==> flow/design.v <==
module CLBP
#(
    parameter INT_WIDTH     = 9,
    parameter FRAC_WIDTH    = 16
)
(
    input                                       clk,
    input                                       rst,
    input                                       enable,
    output reg  [11:0]                          gray_addr,
    output reg                                  gray_OE,
    input       [7:0]                           gray_data,
    output reg  [11:0]                          lbp_addr,
    output reg                                  lbp_WEN,
    output reg  [7:0]                           lbp_data,
    output reg  [(INT_WIDTH+FRAC_WIDTH)-1:0]    theta,  
    output reg                                  theta_valid,
    input       [(INT_WIDTH+FRAC_WIDTH)-1:0]    cos_data,
    input                                       cos_valid,
    input       [(INT_WIDTH+FRAC_WIDTH)-1:0]    sin_data,
    input                                       sin_valid,
    output reg                                  finish
    );  
    parameter state_bit = 4;
    reg [state_bit-1:0] cur_state;
    reg [state_bit-1:0] next_state;
    localparam [state_bit-1:0] UNENABLE = 4'd0;
    localparam [state_bit-1:0] READY = 4'd1;
    localparam [state_bit-1:0] WAIT_AND_READ = 4'd2;
    localparam [state_bit-1:0] BILINEAR_INTERPOLATION = 4'd3;
    localparam [state_bit-1:0] WRITE = 4'd4;
    localparam [state_bit-1:0] FINISH = 4'd5;
    reg [11:0] addr;
    reg [7:0] center_value;
    reg [3:0] counter;
    reg [2:0] k;
    reg signed [(INT_WIDTH+FRAC_WIDTH)-1:0] rx;
    reg signed [(INT_WIDTH+FRAC_WIDTH)-1:0] ry;
    reg signed [(INT_WIDTH+FRAC_WIDTH)-1:0] x_1;
    reg signed [(INT_WIDTH+FRAC_WIDTH)-1:0] x_2;
    reg signed [(INT_WIDTH+FRAC_WIDTH)-1:0] y_1;
    reg signed [(INT_WIDTH+FRAC_WIDTH)-1:0] y_2;
    reg signed [(INT_WIDTH+FRAC_WIDTH)-1:0] tx;
    reg signed [(INT_WIDTH+FRAC_WIDTH)-1:0] ty;
    reg signed [((INT_WIDTH+FRAC_WIDTH)*2)-1:0] w;  
    reg signed [((INT_WIDTH+FRAC_WIDTH)*2+8)-1:0] neighbor;  
    parameter [(INT_WIDTH+FRAC_WIDTH)-1:0] PI = 25'd205887;
    parameter signed [(INT_WIDTH+FRAC_WIDTH)-1:0] ONE = 25'd65536;
    parameter signed [(INT_WIDTH+FRAC_WIDTH)-1:0] ZERO = 25'd0;
	always @(posedge clk or posedge rst) begin
        if (rst) begin
            cur_state <= UNENABLE;
            addr <= 12'd0;
            gray_addr <= 12'd0;
            gray_OE <= 1'd0;
            lbp_addr <= 12'd0;
            lbp_WEN <= 1'd0;
            lbp_data <= 8'd0;
			theta_valid<= 1'd0;
            finish <= 1'd0;
        end
        else begin
            cur_state <= next_state;
            case (cur_state)
                UNENABLE: begin
                    addr <= 12'd0;
                    gray_addr <= 12'd0;
                    gray_OE <= 1'd0;
                    lbp_addr <= 12'd0;
                    lbp_WEN <= 1'd0;
                    lbp_data <= 8'd0;
                    theta_valid<= 1'd0;
                    finish <= 1'd0;
                end
                READY: begin
                    center_value <= 8'd0;  
                    gray_addr <= addr;
                    gray_OE <= 1'd1;
                    theta <= 25'd0;
                    theta_valid <= 1'd0;
                    lbp_addr <= 12'd0;
                    lbp_WEN <= 1'd0;
                    lbp_data <= 8'd0;
                    counter <= 4'd0;
                    k <= 3'd0;
                end
                WAIT_AND_READ: begin
                    if (counter == 4'd1) begin 
                        counter <= 4'd0;  
						center_value <= gray_data;
                    end
                    else
                        counter <= 4'd1;  
                end
                BILINEAR_INTERPOLATION: begin
                    if (counter == 4'd11)
                        counter <= 4'd0;
                    else
                        counter <= counter + 4'd1;
                    case (counter)
                        4'd0: begin
                            theta_valid <= 1'd1;
                            theta <= ((PI << 1) * k) >>> 3;
                            neighbor <= 58'd0;
                        end
                        4'd2: begin
                            if (cos_data == 25'd65535) 
                                rx <= ONE;
                            else if (cos_data == -25'd65535) 
                                rx <= -ONE;
                            else 
                                rx <= cos_data;
                            if (sin_data == 25'd65535) 
                                ry <= ONE;
                            else if (sin_data == -25'd65535)
                                ry <= -ONE;
                            else 
                                ry <= sin_data;
                        end
                        4'd3: begin
                            rx <= rx * 3'd3;  
                            ry <= -(ry * 3'd3);  
                        end
                        4'd4: begin
                            x_1 <= {rx[24:16], 16'd0};
                            x_2 <= (rx[15:0]) ? {rx[24:16] + 9'd1, 16'd0} : rx;
                            y_1 <= {ry[24:16], 16'd0};
                            y_2 <= (ry[15:0]) ? {ry[24:16] + 9'd1, 16'd0} : ry;
                        end
                        4'd5: begin
                            if (x_1[24] == 1'd0 && y_1[24] == 1'd0) begin
                                gray_addr <= addr + {y_1[21:16], x_1[21:16]};
                            end
                            else if (x_1[24] == 1'd1 && y_1[24] == 1'd0) begin
                                gray_addr <= addr + {y_1[21:16], 6'd0} - {4'd0, (~x_1[23:16]+8'd1)};
                            end
                            else if (x_1[24] == 1'd0 && y_1[24] == 1'd1) begin
                                gray_addr <= addr - {(~y_1[23:16]+8'd1) << 6} + {6'd0, x_1[21:16]};
                            end
                            else begin
                                gray_addr <= addr - {(~y_1[23:16]+8'd1) << 6} - {4'd0, (~x_1[23:16]+8'd1)};
                            end
                            tx <= rx - x_1;
                            ty <= ry - y_1;
                        end
                        4'd6: begin
                            if (x_1[24] == 1'd0 && y_2[24] == 1'd0) begin
                                gray_addr <= addr + {y_2[21:16], x_1[21:16]};
                            end
                            else if (x_1[24] == 1'd1 && y_2[24] == 1'd0) begin
                                gray_addr <= addr + {y_2[21:16], 6'd0} - {4'd0, (~x_1[23:16]+8'd1)};
                            end
                            else if (x_1[24] == 1'd0 && y_2[24] == 1'd1) begin
                                gray_addr <= addr - {(~y_2[23:16]+8'd1) << 6} + {6'd0, x_1[21:16]};
                            end
                            else begin
                                gray_addr <= addr - {(~y_2[23:16]+8'd1) << 6} - {4'd0, (~x_1[23:16]+8'd1)};
                            end
                            w <= {25'd0, (ONE - tx)} * {25'd0, (ONE - ty)};
                        end
                        4'd7: begin
                            if (x_2[24] == 1'd0 && y_1[24] == 1'd0) begin
                                gray_addr <= addr + {y_1[21:16], x_2[21:16]};
                            end
                            else if (x_2[24] == 1'd1 && y_1[24] == 1'd0) begin
                                gray_addr <= addr + {y_1[21:16], 6'd0} - {4'd0, (~x_2[23:16]+8'd1)};
                            end
                            else if (x_2[24] == 1'd0 && y_1[24] == 1'd1) begin
                                gray_addr <= addr - {(~y_1[23:16]+8'd1) << 6} + {6'd0, x_2[21:16]};
                            end
                            else begin
                                gray_addr <= addr - {(~y_1[23:16]+8'd1) << 6} - {4'd0, (~x_2[23:16]+8'd1)};
                            end
                            neighbor <= neighbor + gray_data * w[40:16];
                            w <= {25'd0, tx} * {25'd0, (ONE - ty)};
                        end
                        4'd8: begin
                            if (x_2[24] == 1'd0 && y_2[24] == 1'd0) begin
                                gray_addr <= addr + {y_2[21:16], x_2[21:16]};
                            end
                            else if (x_2[24] == 1'd1 && y_2[24] == 1'd0) begin
                                gray_addr <= addr + {y_2[21:16], 6'd0} - {4'd0, (~x_2[23:16]+8'd1)};
                            end
                            else if (x_2[24] == 1'd0 && y_2[24] == 1'd1) begin
                                gray_addr <= addr - {(~y_2[23:16]+8'd1) << 6} + {6'd0, x_2[21:16]};
                            end
                            else begin
                                gray_addr <= addr - {(~y_2[23:16]+8'd1) << 6} - {4'd0, (~x_2[23:16]+8'd1)};
                            end
                            neighbor <= neighbor + gray_data * w[40:16];
                            w <= {25'd0, (ONE - tx)} * {25'd0, ty};
                        end
                        4'd9: begin
                            neighbor <= neighbor + gray_data * w[40:16];
                            w <= {25'd0, tx} * {25'd0, ty};
                        end
                        4'd10: begin
                            neighbor <= neighbor + gray_data * w[40:16]; 
                        end
                        4'd11: begin
                            if (neighbor[15]) begin
                                if ((neighbor[23:16]+8'd1) >= center_value)
                                    lbp_data[k] <= 1'd1;
                            end
                            else begin
                                if (neighbor[23:16] >= center_value)
                                    lbp_data[k] <= 1'd1;
                            end
                            if (k < 3'd7) begin
                                k <= k + 3'd1;
                            end
						end
						default: begin
						end
                    endcase
                end
                WRITE: begin
                    if (k == 3'd0) begin
                        lbp_WEN <= 1'd1;
                        lbp_data <= 8'd0;
                        lbp_addr <= addr;
                    end
                    else begin
                        lbp_WEN <= 1'd1;
                        lbp_addr <= addr;
                    end
                    addr <= addr + 12'd1;
                end
                FINISH: begin
                    finish <= 1'd1;
                end
            endcase
        end
    end
    always @(*) begin
        case (cur_state)
            UNENABLE: begin
                if (enable) 
                    next_state = READY;
                else
                    next_state = UNENABLE;
            end
            READY: begin
                if (addr[11:6] == 6'd0  || addr[11:6] == 6'd1  || addr[11:6] == 6'd2 ||
                        addr[5:0] == 6'd0   || addr[5:0] == 6'd1   || addr[5:0] == 6'd2  || 
                        addr[5:0] == 6'd61  || addr[5:0] == 6'd62  || addr[5:0] == 6'd63 || 
                        addr[11:6] == 6'd61 || addr[11:6] == 6'd62 || addr[11:6] == 6'd63) begin
                    next_state = WRITE;
                end
                else begin
                    next_state = WAIT_AND_READ;
                end
            end
            WAIT_AND_READ: begin
                if (counter == 4'd1)
                    next_state = BILINEAR_INTERPOLATION;
                else
                    next_state = WAIT_AND_READ;
            end
            BILINEAR_INTERPOLATION: begin
                if (k == 3'd7 && counter == 4'd11)
                    next_state = WRITE;
                else
                    next_state = BILINEAR_INTERPOLATION;
            end
            WRITE: begin
                if (addr == 12'd4095) begin
                    next_state = FINISH;
                end 
                else begin
                    next_state = READY;
                end
            end
            FINISH: begin
                next_state = UNENABLE;
            end
            default: begin
                next_state = UNENABLE;
            end
        endcase
    end
endmodule
module HCU(
    input               clk,
    input               rst,
    input               mode,
    input               enable,
    input   [3:0]       gridX,
    input   [3:0]       gridY,
    output  reg         lbp_ren,
    output  reg [11:0]  lbp_addr,
    input       [7:0]   lbp_rdata,
    output  reg         hist_wen_train,
    output  reg [7:0]   hist_wdata_train,
    output  reg [20:0]  hist_addr_train, 
    output  reg         hist_ren_train,
    input   [7:0]       hist_rdata_train,
    output  reg         hist_wen_predict,
    output  reg [7:0]   hist_wdata_predict,
    output  reg [13:0]  hist_addr_predict,
    output  reg         hist_ren_predict,
    input   [7:0]       hist_rdata_predict,
    output  reg         done
    );
	parameter state_bit = 4;
    reg [state_bit-1:0] cur_state;
    reg [state_bit-1:0] next_state;
    localparam [state_bit-1:0] UNENABLE = 4'd0;
    localparam [state_bit-1:0] INITIAL_HIST = 4'd1;
    localparam [state_bit-1:0] INITIAL_HIST_ADDR = 4'd2;
    localparam [state_bit-1:0] INITIAL_HIST_END = 4'd3;
    localparam [state_bit-1:0] SEND_LBP_ADDR = 4'd4;
    localparam [state_bit-1:0] WAIT_LBP_DATA = 4'd5;
    localparam [state_bit-1:0] SEND_HIST_ADDR = 4'd6;
    localparam [state_bit-1:0] WAIT_HIST_DATA = 4'd7;
    localparam [state_bit-1:0] WRITE_HIST_DATA = 4'd8;
    localparam [state_bit-1:0] NEXT_ADDR = 4'd9;
    reg [11:0] lbp_addr_counter; 
    reg [20:0] hist_addr_counter; 
    always @(posedge clk or posedge rst) begin
        if (rst) begin
            cur_state <= UNENABLE;
            lbp_ren <= 1'd0;
            lbp_addr <= 12'd0;
            hist_wen_train <= 1'd0;
            hist_wdata_train <= 8'd0;
            hist_addr_train <= 21'd0;
            hist_ren_train <= 1'd0;
            hist_wen_predict <= 1'd0;
            hist_wdata_predict <= 8'd0;
            hist_addr_predict <= 14'd0;
            hist_ren_predict <= 1'd0;
            lbp_addr_counter <= 12'd0;
            hist_addr_counter <= 21'd0;
			done <= 1'd0;
        end
        else begin
            cur_state <= next_state;
            case (cur_state)
                UNENABLE: begin
                    lbp_ren <= 1'd0;
                    lbp_addr <= 12'd0;
                    done <= 1'd0;
                    if (mode) begin
                        hist_addr_counter <= 21'd0;
                        hist_addr_predict <= hist_addr_counter;
                    end
                    else begin
                        hist_addr_train <= hist_addr_counter;
                    end
                end
                INITIAL_HIST: begin
                    if (mode) begin
                        hist_wen_predict <= 1'd1;
                        hist_wdata_predict <= 8'd0;
                    end
                    else begin
                        hist_wen_train <= 1'd1;
                        hist_wdata_train <= 8'd0;
                    end
                end
                INITIAL_HIST_ADDR: begin
                    if (mode) begin
                        hist_addr_predict <= hist_addr_predict + 14'd1;
                    end
                    else begin
                        hist_addr_train <= hist_addr_train + 21'd1;
                    end
                end
                INITIAL_HIST_END: begin
                    if (mode) begin
                        hist_wen_predict <= 1'd0;
                    end
                    else begin
                        hist_wen_train <= 1'd0;
                    end
                end
                SEND_LBP_ADDR: begin
                    lbp_ren <= 1'd1;
                end
                SEND_HIST_ADDR: begin
                    lbp_ren <= 1'd0;
                    if (mode) begin
                        hist_addr_predict <= hist_addr_counter[13:0] + {6'd0, lbp_rdata}; 
                    end
                    else begin
                        hist_addr_train <= hist_addr_counter + {13'd0, lbp_rdata}; 
                    end
                end
                WAIT_HIST_DATA: begin
                    if (mode) begin
                        hist_ren_predict <= 1'd1;
                    end
                    else begin
                        hist_ren_train <= 1'd1;
                    end
                end
                WRITE_HIST_DATA: begin
                    if (mode) begin
                        hist_ren_predict <= 1'd0;
                        hist_wen_predict <= 1'd1;
                        hist_wdata_predict <= hist_rdata_predict + 8'd1;
                    end
                    else begin
                        hist_ren_train <= 1'd0;
                        hist_wen_train <= 1'd1;
                        hist_wdata_train <= hist_rdata_train + 8'd1;
                    end
                end
                NEXT_ADDR: begin
                    if (mode) begin
                        hist_wen_predict <= 1'd0; 
                    end
                    else begin
                        hist_wen_train <= 1'd0; 
                    end
                    if (lbp_addr == 12'd4095) begin 
                        lbp_addr <= lbp_addr + 12'd1;
                        lbp_addr_counter <= lbp_addr + 12'd1;
                        hist_addr_counter <= hist_addr_counter + 21'd256; 
                        done <= 1'd1;
                    end
                    else if (lbp_addr[8:0] == 9'd511) begin 
                        lbp_addr <= lbp_addr + 12'd1;
                        lbp_addr_counter <= lbp_addr + 12'd1;
                        hist_addr_counter <= hist_addr_counter + 21'd256; 
                    end
                    else if (lbp_addr[8:0] == lbp_addr_counter[8:0] + 9'd455) begin 
                        lbp_addr <= lbp_addr_counter + 12'd8;
                        lbp_addr_counter <= lbp_addr_counter + 12'd8;
                        hist_addr_counter <= hist_addr_counter + 21'd256; 
                    end
                    else if (lbp_addr[2:0] == lbp_addr_counter[2:0] + 3'd7) begin 
                        lbp_addr <= lbp_addr + 12'd57;
                    end
                    else begin 
                        lbp_addr <= lbp_addr + 12'd1;
                    end
                end
                default: ;
            endcase
        end
    end
    always @(*) begin
        case (cur_state)
            UNENABLE: begin
                if (enable) 
                    next_state = INITIAL_HIST;
                else
                    next_state = UNENABLE;
            end
            INITIAL_HIST: begin
                if (mode) begin
                    if (hist_addr_predict == 14'd16383) begin
                        next_state = INITIAL_HIST_END;
                    end
                    else begin
                        next_state = INITIAL_HIST_ADDR;
                    end
                end
                else begin
                    if (hist_addr_train == hist_addr_counter + 21'd16383) begin
                        next_state = INITIAL_HIST_END;
                    end
                    else begin
                        next_state = INITIAL_HIST_ADDR;
                    end
                end
            end
            INITIAL_HIST_ADDR: begin
                next_state = INITIAL_HIST;
            end
            INITIAL_HIST_END: begin
                next_state = SEND_LBP_ADDR;
            end
            SEND_LBP_ADDR: begin
                next_state = SEND_HIST_ADDR;
            end
            SEND_HIST_ADDR: begin
                next_state = WAIT_HIST_DATA;
            end
            WAIT_HIST_DATA: begin
                next_state = WRITE_HIST_DATA;
            end
            WRITE_HIST_DATA: begin
                next_state = NEXT_ADDR;
            end
            NEXT_ADDR: begin
                if (lbp_addr == 12'd4095) begin 
                    next_state = UNENABLE;
                end
                else begin
                    next_state = SEND_LBP_ADDR;
                end
            end
            default: begin
                next_state = UNENABLE;
            end
        endcase
    end
endmodule
module DCU(
    input               clk,
    input               rst,
    input               enable,
    input   [20:0]      hist_addr_offset,
    output  reg [20:0]  hist_addr_train,
    output  reg         hist_ren_train,
    input   [7:0]       hist_rdata_train, 
    output  reg [13:0]  hist_addr_predict,
    output  reg         hist_ren_predict,
    input   [7:0]       hist_rdata_predict, 
    output  reg [17:0]  distance, 
    output  reg         valid
);
    parameter state_bit = 3;
    reg [state_bit-1:0] cur_state;
    reg [state_bit-1:0] next_state;
    localparam [state_bit-1:0] UNENABLE = 3'd0;
    localparam [state_bit-1:0] INITIAL_HIST_ADDR = 3'd1;
    localparam [state_bit-1:0] WAIT_HIST_DATA = 3'd2;
    localparam [state_bit-1:0] CAL_DISTANCE = 3'd3;
    localparam [state_bit-1:0] FINISH = 3'd4;
    always @(posedge clk or posedge rst) begin
        if (rst) begin
            cur_state <= UNENABLE;
            hist_addr_train <= 21'd0;
            hist_ren_train <= 1'd0;
            hist_addr_predict <= 14'd0;
            hist_ren_predict <= 1'd0;
            distance <= 18'd0;
            valid <= 1'd0;
        end
        else begin
            cur_state <= next_state;
            case (cur_state)
                UNENABLE: begin
                    hist_addr_train <= 21'd0; 
                    hist_ren_train <= 1'd0;
                    hist_addr_predict <= 14'd0;
                    hist_ren_predict <= 1'd0;
                    distance <= 18'd0;
                    valid <= 1'd0;
                end
                INITIAL_HIST_ADDR: begin 
                    hist_addr_train <= hist_addr_offset;
                end
                WAIT_HIST_DATA: begin
                    hist_ren_train <= 1'd1;
                    hist_ren_predict <= 1'd1;
                end
                CAL_DISTANCE: begin
                    hist_addr_train <= hist_addr_train + 21'd1;
                    hist_ren_train <= 1'd0;
                    hist_addr_predict <= hist_addr_predict + 14'd1;
                    hist_ren_predict <= 1'd0;
                    distance <= distance + ((hist_rdata_predict - hist_rdata_train) * (hist_rdata_predict - hist_rdata_train));
                end
                FINISH: begin
                    valid <= 1'd1;
                end
                default: ;
            endcase
        end
    end
    always @(*) begin
        case (cur_state)
            UNENABLE: begin
                if (enable) begin
                    next_state = INITIAL_HIST_ADDR;
                end
                else begin
                    next_state = UNENABLE;
                end
            end
            INITIAL_HIST_ADDR: begin
                next_state = WAIT_HIST_DATA;
            end
            WAIT_HIST_DATA: begin 
                next_state = CAL_DISTANCE;
            end
            CAL_DISTANCE: begin
                if (hist_addr_predict == 14'd16383) begin
                    next_state = FINISH;
                end
                else begin
                    next_state = WAIT_HIST_DATA;
                end
            end
            FINISH: begin
                next_state = UNENABLE;
            end
            default: begin
                next_state = UNENABLE;
            end
        endcase
    end
endmodule   
module Comparator(
    input                   clk,
    input                   rst,
    input                   enable,
    input   [7:0]           histcount,
    input                   dcu_valid,
    input   [17:0]          distance,
    input   [4:0]           id,
    output  reg             id_ren,
    output  reg [7:0]       id_counter, 
    output  reg             dcu_enable,
    output  reg [4:0]       label,
    output  reg [17:0]      minDistance,
    output  reg [20:0]      hist_addr_offset,
    output  reg             done
);
    parameter state_bit = 3;
    reg [state_bit-1:0] cur_state;
    reg [state_bit-1:0] next_state;
    localparam [state_bit-1:0] UNENABLE = 3'd0;
    localparam [state_bit-1:0] DCU_ENABLE = 3'd1;
    localparam [state_bit-1:0] DCU_PROC = 3'd2;
    always @(posedge clk or posedge rst) begin
        if (rst) begin
            cur_state <= UNENABLE;
            id_ren <= 1'd0;
            id_counter <= 8'd0;
            label <= 5'd0;
            minDistance <= 18'd0;
            hist_addr_offset <= 21'd0;
            done <= 1'd0;
        end
        else begin
            cur_state <= next_state;
            case (cur_state)
                UNENABLE: begin
                    id_ren <= 1'd0;
                    id_counter <= 8'd0;
                    minDistance <= 18'd262143; 
                    hist_addr_offset <= 21'd0;
                    done <= 1'd0;
                end
                DCU_ENABLE: begin
                    hist_addr_offset <= {id_counter[6:0], 14'd0}; 
                    id_ren <= 1'd1;
                end
                DCU_PROC: begin
                    if (dcu_valid) begin
                        if (distance < minDistance) begin
                            minDistance <= distance; 
                            label <= id;
                        end
                        if (id_counter + 8'd1 == histcount) begin
                            done <= 1'd1;
                        end
                        id_ren <= 1'd0;
                        id_counter <= id_counter + 8'd1;
                    end
                end
                default: ;
            endcase
        end
    end
    always @(*) begin
        case (cur_state)
            UNENABLE: begin
                if (enable) begin
                    next_state = DCU_ENABLE;
                end
                else begin
                    next_state = UNENABLE;
                end
            end
            DCU_ENABLE: begin
                next_state = DCU_PROC;
            end
            DCU_PROC: begin
                if (dcu_valid) begin
                    if (id_counter + 8'd1 == histcount) begin
                        next_state = UNENABLE;
                    end
                    else begin
                        next_state = DCU_ENABLE;
                    end
                end
                else begin
                    next_state = DCU_PROC;
                end
            end
            default: next_state = UNENABLE;
        endcase
    end
    always @(*) begin
        case (cur_state)
            DCU_ENABLE: dcu_enable = 1'd1;
            default: dcu_enable = 1'd0;
        endcase
    end
endmodule
module Controller(
    input               clk,
    input               rst,
    input               mode,
    input               enable,
    input               valid,
    input   [4:0]       id,
    output  reg [7:0]   id_addr,
    output  reg [4:0]   id_wdata,
    output  reg         id_wen,
	output	reg			lbp_enable,
	input   			lbp_finish,
	output  reg			ram_clbp,
    input   [3:0]       gridX_i,     
    input   [3:0]       gridY_i,        
    output  reg         hcu_enable,
    output  reg [3:0]   gridX_o,
    output  reg [3:0]   gridY_o,  
    input               hcu_finish,      
    input               comparator_finish,
    output  reg         comparator_enable,
    output  reg         ram_comp
);
    parameter state_bit = 3;
    reg [state_bit-1:0] cur_state;
    reg [state_bit-1:0] next_state;
    localparam [state_bit-1:0] UNENABLE = 3'd0;
    localparam [state_bit-1:0] CLBP_ENABLE = 3'd1;
    localparam [state_bit-1:0] CLBP_PROC = 3'd2;
    localparam [state_bit-1:0] HCU_TRAIN_ENABLE = 3'd3;
    localparam [state_bit-1:0] HCU_TRAIN_PROC = 3'd4;
    localparam [state_bit-1:0] WAIT_ID_VALID = 3'd5;
    localparam [state_bit-1:0] COMPARATOR_ENABLE = 3'd6;
    localparam [state_bit-1:0] COMPARATOR_PROC = 3'd7;
    always @(posedge clk or posedge rst) begin
        if (rst) begin
            cur_state <= UNENABLE;
            gridX_o <= 4'd0; 
            gridY_o <= 4'd0; 
            id_addr <= 8'd0;
            id_wdata <= 5'd0;
            id_wen <= 1'd0;
        end
        else begin
            cur_state <= next_state;
            case (cur_state)
                UNENABLE: begin
                    gridX_o <= 4'd8; 
                    gridY_o <= 4'd8; 
                    id_wdata <= id; 
                end
                CLBP_ENABLE: begin
                    if (mode == 1'd0) begin
                        id_wen <= 1'd1;
                    end
                end
                CLBP_PROC: begin
                    if (mode == 1'd0) begin
                        id_wen <= 1'd0;
                    end
                end
                HCU_TRAIN_ENABLE: begin
                    if (mode == 1'd0) begin
                        id_addr <= id_addr + 8'd1;
                    end
                end
                HCU_TRAIN_PROC: begin
                end
                WAIT_ID_VALID: begin
                    id_wdata <= id; 
                end
                COMPARATOR_ENABLE: begin
                end
                COMPARATOR_PROC: begin
                end
                default: ;
            endcase
        end
    end
    always @(*) begin
        case (cur_state)
            UNENABLE: begin
                if (enable) begin
                    next_state = CLBP_ENABLE;
                end
                else begin
                    next_state = UNENABLE;
                end
            end
            CLBP_ENABLE: begin
				next_state = CLBP_PROC;
            end
            CLBP_PROC: begin
                if (lbp_finish) begin
                    next_state = HCU_TRAIN_ENABLE;
                end
                else begin
                    next_state = CLBP_PROC;
                end
            end
            HCU_TRAIN_ENABLE: begin
                next_state = HCU_TRAIN_PROC;
            end
            HCU_TRAIN_PROC: begin
                if (hcu_finish) begin
                    next_state = WAIT_ID_VALID;
                end
                else begin
                    next_state = HCU_TRAIN_PROC;
                end
            end
            WAIT_ID_VALID: begin
                if (mode) begin
                    next_state = COMPARATOR_ENABLE;
                end
                else begin
                    next_state = CLBP_ENABLE;
                end
            end
            COMPARATOR_ENABLE: begin
                next_state = COMPARATOR_PROC;
            end
            COMPARATOR_PROC: begin
                if (comparator_finish) begin
                    next_state = CLBP_ENABLE;
                end
                else begin
                    next_state = COMPARATOR_PROC;
                end
            end
            default: next_state = UNENABLE;
        endcase
    end
    always @(*) begin
        case (cur_state)
            CLBP_ENABLE: begin
                lbp_enable = 1'd1;
            end
            default: begin
                lbp_enable = 1'd0;
            end
        endcase
    end
    always @(*) begin
        case (cur_state)
            HCU_TRAIN_ENABLE, HCU_TRAIN_PROC: ram_clbp = 1'd1;
            default: ram_clbp = 1'd0;
        endcase
    end
    always @(*) begin
        case (cur_state)
            HCU_TRAIN_ENABLE: hcu_enable = 1'd1;
            default: hcu_enable = 1'd0;
        endcase
    end
    always @(*) begin
        case (cur_state)
            COMPARATOR_ENABLE: comparator_enable = 1'd1;
            default: comparator_enable = 1'd0;
        endcase
    end
    always @(*) begin
        case (cur_state)
            COMPARATOR_ENABLE, COMPARATOR_PROC: ram_comp = 1'd1;
            default: ram_comp = 1'd0;
        endcase
    end
endmodule
module top(
    input           clk,
    input           rst,
    input           enable,
    input           mode,
    input           valid, 
    input   [4:0]   id,
    input   [3:0]   gridX,
    input   [3:0]   gridY,
	output 	[11:0]	gray_addr,
	output			gray_ren,
	input	[7:0]	gray_rdata,
    output  [11:0]  lbp_addr,
    output          lbp_wen,
	output			lbp_ren,
    input   [7:0]   lbp_rdata,
	output	[7:0] 	lbp_wdata,
	output	[24:0]	theta,
	output			theta_valid,
	input	[24:0]	cos_data,
	input			cos_valid,
	input	[24:0]	sin_data,
	input			sin_valid,
	output			lbp_finish,
    output  [7:0]   id_addr,
    output  [4:0]   id_wdata,
    output          id_wen,
    output          id_ren,
    input   [4:0]   id_rdata,
    output  [20:0]  hist_addr_train,
    output  [7:0]   hist_wdata_train,
    output          hist_wen_train,
    output          hist_ren_train,
    input   [7:0]   hist_rdata_train,
    output  [13:0]  hist_addr_predict,
    output  [7:0]   hist_wdata_predict,
    output          hist_wen_predict,
    output          hist_ren_predict,
    input   [7:0]   hist_rdata_predict,  
    output          hcu_finish,
    output          done,
    output  [4:0]   label,
    output  [17:0]  minDistance
);
    wire clbp_enable;
    wire [11:0] clbp_lbp_addr;
    wire clbp_lbp_wen;
    wire [7:0] clbp_lbp_wdata;
    wire hcu_enable;
    wire hcu_lbp_ren;
    wire [11:0] hcu_lbp_addr;
    wire [20:0] hcu_hist_addr_train;
    wire hcu_hist_ren_train;
    wire [13:0] hcu_hist_addr_predict;
    wire hcu_hist_ren_predict;
    wire [3:0] gridX_o;
    wire [3:0] gridY_o;
    wire dcu_enable;
    wire [20:0] dcu_hist_addr_train;
    wire dcu_hist_ren_train;
    wire [13:0] dcu_hist_addr_predict;
    wire dcu_hist_ren_predict;
    wire comparator_finish;
    wire comparator_enable;
    wire ram_comp;
    wire ram_clbp;
    wire [7:0] controller_id_addr;
    wire [7:0] comparator_id_addr;
    wire [20:0] hist_addr_offset;
    wire [17:0] distance;
    wire dcu_valid;
    CLBP M1(.clk(clk), .rst(rst), .enable(clbp_enable), 
            .gray_addr(gray_addr), .gray_OE(gray_ren), .gray_data(gray_rdata),
            .lbp_addr(clbp_lbp_addr), .lbp_WEN(clbp_lbp_wen), .lbp_data(clbp_lbp_wdata), 
            .theta(theta), .theta_valid(theta_valid),
            .cos_data(cos_data), .cos_valid(cos_valid), .sin_data(sin_data), .sin_valid(sin_valid),
            .finish(lbp_finish));
    HCU M2(.clk(clk), .rst(rst), .mode(mode), .enable(hcu_enable), .gridX(gridX_o), .gridY(gridY_o), 
           .lbp_ren(hcu_lbp_ren), .lbp_addr(hcu_lbp_addr), .lbp_rdata(lbp_rdata), 
           .hist_wen_train(hist_wen_train), .hist_wdata_train(hist_wdata_train), .hist_addr_train(hcu_hist_addr_train), .hist_ren_train(hcu_hist_ren_train), .hist_rdata_train(hist_rdata_train),
           .hist_wen_predict(hist_wen_predict), .hist_wdata_predict(hist_wdata_predict), .hist_addr_predict(hcu_hist_addr_predict), .hist_ren_predict(hcu_hist_ren_predict), .hist_rdata_predict(hist_rdata_predict),
           .done(hcu_finish));
    Controller M3(.clk(clk), .rst(rst), .mode(mode), .enable(enable), .valid(valid),
                  .id(id), .id_addr(controller_id_addr), .id_wdata(id_wdata), .id_wen(id_wen),
                  .lbp_enable(clbp_enable), .lbp_finish(lbp_finish), .ram_clbp(ram_clbp),
                  .gridX_i(gridX), .gridY_i(gridY), .hcu_enable(hcu_enable), .gridX_o(gridX_o), .gridY_o(gridY_o), .hcu_finish(hcu_finish),      
                  .comparator_finish(done), .comparator_enable(comparator_enable), .ram_comp(ram_comp));
    DCU M4(.clk(clk), .rst(rst), .enable(dcu_enable), .hist_addr_offset(hist_addr_offset),
           .hist_addr_train(dcu_hist_addr_train), .hist_ren_train(dcu_hist_ren_train), .hist_rdata_train(hist_rdata_train),
           .hist_addr_predict(dcu_hist_addr_predict), .hist_ren_predict(dcu_hist_ren_predict), .hist_rdata_predict(hist_rdata_predict), 
           .distance(distance), .valid(dcu_valid));
    Comparator M5(.clk(clk), .rst(rst), .enable(comparator_enable),
                  .histcount(controller_id_addr), .dcu_valid(dcu_valid), .distance(distance),
                  .id(id_rdata), .id_ren(id_ren), .id_counter(comparator_id_addr), 
                  .dcu_enable(dcu_enable), .label(label), .minDistance(minDistance), .hist_addr_offset(hist_addr_offset), .done(done));
    assign lbp_addr = (ram_clbp) ? hcu_lbp_addr : clbp_lbp_addr;
    assign lbp_wen = (ram_clbp) ? 1'd0 : clbp_lbp_wen;
    assign lbp_wdata = (ram_clbp) ? 8'd0 : clbp_lbp_wdata;
    assign lbp_ren = (ram_clbp) ? hcu_lbp_ren : 1'd0;
    assign hist_addr_train = (ram_comp) ? dcu_hist_addr_train : hcu_hist_addr_train;
    assign hist_ren_train = (ram_comp) ? dcu_hist_ren_train : hcu_hist_ren_train;
    assign hist_addr_predict = (ram_comp) ? dcu_hist_addr_predict : hcu_hist_addr_predict;
    assign hist_ren_predict = (ram_comp) ? dcu_hist_ren_predict : hcu_hist_ren_predict;
    assign id_addr = (ram_comp) ? comparator_id_addr : controller_id_addr;
endmodule
---- From RTL to reports: top ----
Tool output for the design above, in the order of the flow.
Line numbers count from 1 in the design file above.
Operators carry their Yosys type and port widths (W data, S select, Z words).
The mark - stands for no value.
inputs
  design top .............................. top
  clock port .............................. clk
  cell library ............................ sky130hd
  library corner .......................... tt_025C_1v80

---- Elaborated design ----
Counts by Yosys on the flattened word-level netlist (proc, flatten, opt, wreduce; memories kept). Register bits leave out memories and registers merged into their read ports (data or address). Print and check cells are left out.
word-level totals
  memories ................................ 0
  output and inout port bits .............. 157
  input port bits ......................... 107
  word-level cells ........................ 473
  flip-flop bits (word level) ............. 565
  clocked read ports x word width ......... 0
  latch bits .............................. 0
  bits in writable memories ............... 0
  memory bits (read-only) ................. 0
operators by class
  multiplexer cells ....................... 142
  $add $sub $neg .......................... 56
  shift-type cells ........................ 1
  div/mod/pow operators ................... 0
  magnitude comparators ................... 4
  eq/ne operators ......................... 92
  bitwise logic cells ..................... 13
  reductions and logical operators ........ 102
  multipliers ............................. 9
operators with widths
  cell                      number
  $mul A25 B25 Y41          4
  $mul A18 B18 Y18          1
  $mul A8 B25 Y33           1
  $mux W12                  20
  $mux W25                  7
  $mux W21                  8
  $pmux W41 S4              1
  $pmux W25 S2              3
  $pmux W21 S3              2
  $sub A12 B8 Y12           10
  $pmux W58 S2              1
  $mux W8                   13
  $mul A25 B2 Y25 const B   2
  $pmux W21 S2              2
  $add A12 B12 Y12          6
  $pmux W18 S2              2
  $pmux W12 S2              3
  $pmux W8 S2               4
  $mul A18 B3 Y21 const A   1
  $add A58 B58 Y58          1
  $add A8 B1 Y8 const B     7
  $mux W14                  4
  $reduce_and A3 Y1         18
  $sub A18 B25 Y25 const A  2
  $eq A25 B16 Y1 const B    2
  $sub A25 B25 Y25          2
  $eq A25 B25 Y1 const B    2
  $add A12 B6 Y12           4
Not listed: further kinds 83, cells in them 286.

---- Longest topological paths ----
Longest topological path by Yosys (ltp), each cell counted once; first at word level (registers and memories cut), then after technology mapping (sequential cells cut; the memories' decode and read muxes count).
depth
  word-level depth ........................ 14
  ABC_AREA ................................ 0
  mapped depth ............................ 37
  depth with buffers taken out ............ 34

---- After synthesis ----
The flow's flattened synthesis, as Yosys stat reports it; memories are mapped. The netlist is that of the ABC_AREA named above (0 if unset); the other value can give another one.
Totals and module areas in this step are rounded.
cell types
  cell type                  number  area in all (um^2)
  sky130_fd_sc_hd__fa_1      2145    4.29E+04
  sky130_fd_sc_hd__ha_1      907     1.13E+04
  sky130_fd_sc_hd__inv_1     2551    9.58E+03
  sky130_fd_sc_hd__nand2_1   2069    7.77E+03
  sky130_fd_sc_hd__dfrtp_1   277     6.93E+03
  sky130_fd_sc_hd__edfxtp_1  210     6.31E+03
  sky130_fd_sc_hd__and2_1    761     4.76E+03
  sky130_fd_sc_hd__xnor2_1   418     3.66E+03
  sky130_fd_sc_hd__clkbuf_1  613     2.3E+03
  sky130_fd_sc_hd__xor2_1    223     1.95E+03
  sky130_fd_sc_hd__a21oi_1   344     1.72E+03
  sky130_fd_sc_hd__o21ai_0   341     1.71E+03
  sky130_fd_sc_hd__nor2_1    434     1.63E+03
  sky130_fd_sc_hd__a21o_1    143     1073.53
  sky130_fd_sc_hd__mux2_2    69      776.995
  sky130_fd_sc_hd__nand3_1   132     660.634
  sky130_fd_sc_hd__nor3_1    89      445.427
  sky130_fd_sc_hd__and3_1    71      444.176
Other cell types: 66; their cells: 869.
synthesis totals
  sequential part of the area ............. 0.013 mm^2
  synthesis area .......................... 0.11 mm^2
  cells in the netlist .................... 12666
  buffer cells ............................ 669
  flip-flops .............................. 492
By module: a second synthesis without flattening, with its own total; a netlist apart from the flattened one above.
unflattened totals
  cells (unflattened synthesis) ........... 12691
  area (unflattened synthesis) ............ 0.11 mm^2
Each row is one instance without its submodules.
modules
  module      seq. area (mm^2)  area (mm^2)  cells  times used
  CLBP        0.0077            0.096        10744  1
  HCU         0.0026            0.0072       846    1
  DCU         0.0015            0.0063       704    1
  Comparator  0.0011            0.0025       246    1
  top         0                 0.00096      74     1
  Controller  0.00058           0.00095      77     1

---- Worst setup path after synthesis ----
Source: OpenSTA report_checks on the synthesized netlist (no wires, ideal clock, input and output delay 20% of the period each), path of least setup slack; recovery checks are left aside. Register names are those of the netlist, which keeps one name where synthesis merged equal registers.
path post-synthesis
  path type ............................... input to register
  from .................................... input port rst
  to ...................................... register M1.neighbor[0]
  path slack .............................. 1.533 ns
  clock period ............................ 12.0 ns
  data required time ...................... 11.587 ns
  path delay .............................. 8.067 ns
  launch time at the first pin ............ 2.400 ns
  input delay ............................. 2.400 ns
  stages .................................. 3
  setup time .............................. 0.413 ns
  path buffers ............................ 0
  arrival ................................. 10.054 ns
  synthesis period reached ................ 10.467 ns
"path delay" is the arrival time less input delay plus setup time.
"stages" counts driving pins, that of a launching flip-flop among them; a cell with two outputs on the path counts twice.
"synthesis period reached" = period - worst setup slack (recovery checks aside). The figure is calculated, with input and output delays left at 20% of the set period.
Between the ends stands the longest chain of elaborated cells between them, by number of cells; it is not shown to be the way that was timed. Of several equally long chains one is given.
A line is the first line of the expression or statement that the cell stems from. Yosys adds cells for indexed reads and writes and turns some case tables into memories.
A register here has more assigning lines than the two given.
between the ends, post-synthesis
  cell sequence ........................... sky130_fd_sc_hd__inv_1 > sky130_fd_sc_hd__nand2_1 > sky130_fd_sc_hd__a21oi_1
  length of the longest elaborated chain .. 2
  elaborated cells on any way between the ends .. 2
  source lines of those cells ............. 0
  those cells by class .................... logic: 1; reduce/logical: 1
ends and longest elaborated chain, post-synthesis
  what               RTL line  RTL
  from (decl)        868       input           rst,
  $not A1 Y1         -
  $reduce_and A3 Y1  -
  to (assign)        174       neighbor <= neighbor + gray_data * w[40:16];
  to (assign)        190       neighbor <= neighbor + gray_data * w[40:16];
  to (decl)          46        reg signed [((INT_WIDTH+FRAC_WIDTH)*2+8)-1:0] neighbor;

---- Worst path after layout ----
Path of least setup slack in the final report of run A (OpenROAD, finished layout, wires in). Where an end is a register, its clock arrival counts in the times.
path post-layout
  path type ............................... register to register
  from .................................... register M1.ty[0]
  to ...................................... register M1.w[39]
  path buffers ............................ 2
  path slack .............................. 1.43 ns
  setup time .............................. 0.27 ns
  data required time ...................... 11.27 ns
  clock period ............................ 10.9 ns
  launch time at the first pin ............ 0.68 ns
  stages .................................. 35
  arrival ................................. 9.84 ns
Between the ends stands the longest chain of elaborated cells between them, by number of cells; it is not shown to be the way that was timed. Of several equally long chains one is given.
A register here has more assigning lines than the two given.
between the ends, post-layout
  cell sequence ........................... sky130_fd_sc_hd__edfxtp_1 > sky130_fd_sc_hd__buf_6 > sky130_fd_sc_hd__clkinv_4 > sky130_fd_sc_hd__ha_4 > sky130_fd_sc_hd__or4b_4 > sky130_fd_sc_hd__or4b_4 > sky130_fd_sc_hd__nand2_4 > sky130_fd_sc_hd__nand3b_1 > sky130_fd_sc_hd__xor2_4 > sky130_fd_sc_hd__buf_12 > sky130_fd_sc_hd__and2_4 > sky130_fd_sc_hd__fa_1 > sky130_fd_sc_hd__inv_2 > sky130_fd_sc_hd__fa_1 > sky130_fd_sc_hd__inv_2 > sky130_fd_sc_hd__fa_1 > sky130_fd_sc_hd__fa_1 > sky130_fd_sc_hd__fa_1 > sky130_fd_sc_hd__fa_1 > sky130_fd_sc_hd__inv_1 > sky130_fd_sc_hd__fa_1 > sky130_fd_sc_hd__inv_2 > sky130_fd_sc_hd__ha_4 > sky130_fd_sc_hd__a21o_1 > sky130_fd_sc_hd__a21o_1 > sky130_fd_sc_hd__a21oi_2 > sky130_fd_sc_hd__nor2_1 > sky130_fd_sc_hd__a21oi_2 > sky130_fd_sc_hd__o31ai_4 > sky130_fd_sc_hd__o41a_1 > sky130_fd_sc_hd__a211o_1 > sky130_fd_sc_hd__a21oi_2 > sky130_fd_sc_hd__xnor2_1 > sky130_fd_sc_hd__a221oi_2 > sky130_fd_sc_hd__a22oi_1
  length of the longest elaborated chain .. 3
  elaborated cells on any way between the ends .. 6
  those cells by class .................... add/sub: 1; mul: 4; mux: 1
ends and longest elaborated chain, post-layout
  what              RTL line  RTL
  from (decl)       44        reg signed [(INT_WIDTH+FRAC_WIDTH)-1:0] ty;
  from (assign)     144       ty <= ry - y_1;
  $sub A18 B25 Y25  175       w <= {25'd0, tx} * {25'd0, (ONE - ty)};
  $mul A25 B25 Y41  175
  $pmux W41 S4      100       case (counter)
  to (assign)       159       w <= {25'd0, (ONE - tx)} * {25'd0, (ONE - ty)};
  to (assign)       175
  to (decl)         45        reg signed [((INT_WIDTH+FRAC_WIDTH)*2)-1:0] w;

Appendix: measured runs

Top module top; platform sky130hd; tools Yosys and OpenROAD; 4 stored runs in no particular order. Input and output delays are each 20% of the period that was set; the output load is 0.01 pF.
"clock period reached" = clock period - worst setup slack. The figure is calculated, with input and output delays left at 20% of the set period.
"time used up by the worst setup path" means the part of the period allowed to the worst setup path (the constraints hold back 20% at inputs and 20% at outputs) less its slack; where the path has registers, the arrival times of their clocks count too.
By "overall power" is meant OpenSTA's value without simulated activity: inputs other than the clock are taken to toggle once in ten clock periods, and the tool carries that through the logic.
Values from the reports are rounded here.

---- run A ----
settings
  SETUP_SLACK_MARGIN = 2.3
  period_ns = 10.9
  CAP_MARGIN = 20
  CORE_MARGIN = 2
  CORE_UTILIZATION = 40
  SLEW_MARGIN = 20
results
  overall power ........................... 12 mW
  post-layout utilization ................. 0.45
  worst setup slack after layout .......... 1.4 ns
  standard-cell area after routing ........ 0.13 mm^2
  clock period reached .................... 9.468 ns
  area of the die ......................... 0.29 mm^2
  total negative slack .................... 0.000 ns
  post-synthesis cell area ................ 0.11 mm^2
  worst hold slack in the final report .... 0.38 ns
  time used up by the worst setup path .... 9.47 ns
  worst setup path type ................... register to register

---- run B ----
settings
  ABC_AREA = 1
  CAP_MARGIN = 5
  CORE_ASPECT_RATIO = 1.58
  CORE_MARGIN = 9
  CORE_UTILIZATION = 37
  CTS_CLUSTER_DIAMETER = 196
  CTS_CLUSTER_SIZE = 24
  MAX_ROUTING_LAYER = met5
  PLACE_DENSITY_LB_ADDON = 0.18
  SETUP_SLACK_MARGIN = 0.68
  TNS_END_PERCENT = 35
  period_ns = 6.69
  SLEW_MARGIN = 20
results
  worst setup slack after layout .......... -1.0 ns
  post-synthesis cell area ................ 0.12 mm^2
  worst hold slack in the final report .... 0.39 ns
  total negative slack .................... -22 ns
  post-layout utilization ................. 0.45
  standard-cell area after routing ........ 0.14 mm^2
  time used up by the worst setup path .... 7.72 ns
  worst setup path type ................... register to register
  overall power ........................... 21 mW
  clock period reached .................... 7.716 ns
  area of the die ......................... 0.34 mm^2

---- run C ----
settings
  CELL_PAD_IN_SITES_DETAIL_PLACEMENT = 2
  CELL_PAD_IN_SITES_GLOBAL_PLACEMENT = 2
  CORE_MARGIN = 10
  CORE_UTILIZATION = 72
  CTS_CLUSTER_SIZE = 47
  HOLD_SLACK_MARGIN = -0.1
  PLACE_DENSITY = 0.84
  SETUP_SLACK_MARGIN = 1.7
  TNS_END_PERCENT = 60
  period_ns = 6.53
  CAP_MARGIN = 20
  SLEW_MARGIN = 20
results
  stopped before the end: placement reported GPL-0301

---- run D ----
settings
  ABC_AREA = 0
  CELL_PAD_IN_SITES_DETAIL_PLACEMENT = 0
  CORE_ASPECT_RATIO = 1.76
  CORE_UTILIZATION = 47
  MAX_ROUTING_LAYER = met4
  MIN_ROUTING_LAYER = met2
  PLACE_DENSITY_LB_ADDON = 0.0
  SETUP_SLACK_MARGIN = -0.6
  TNS_END_PERCENT = 30
  period_ns = 11.8
  CAP_MARGIN = 20
  CORE_MARGIN = 2
  SLEW_MARGIN = 20
results
  overall power ........................... 11 mW
  post-layout utilization ................. 0.51
  clock period reached .................... 11.178 ns
  area of the die ......................... 0.24 mm^2
  worst hold slack in the final report .... 0.38 ns
  time used up by the worst setup path .... 11.18 ns
  worst setup path type ................... register to register
  worst setup slack after layout .......... 0.62 ns
  total negative slack .................... 0.000 ns
  standard-cell area after routing ........ 0.12 mm^2
  post-synthesis cell area ................ 0.11 mm^2
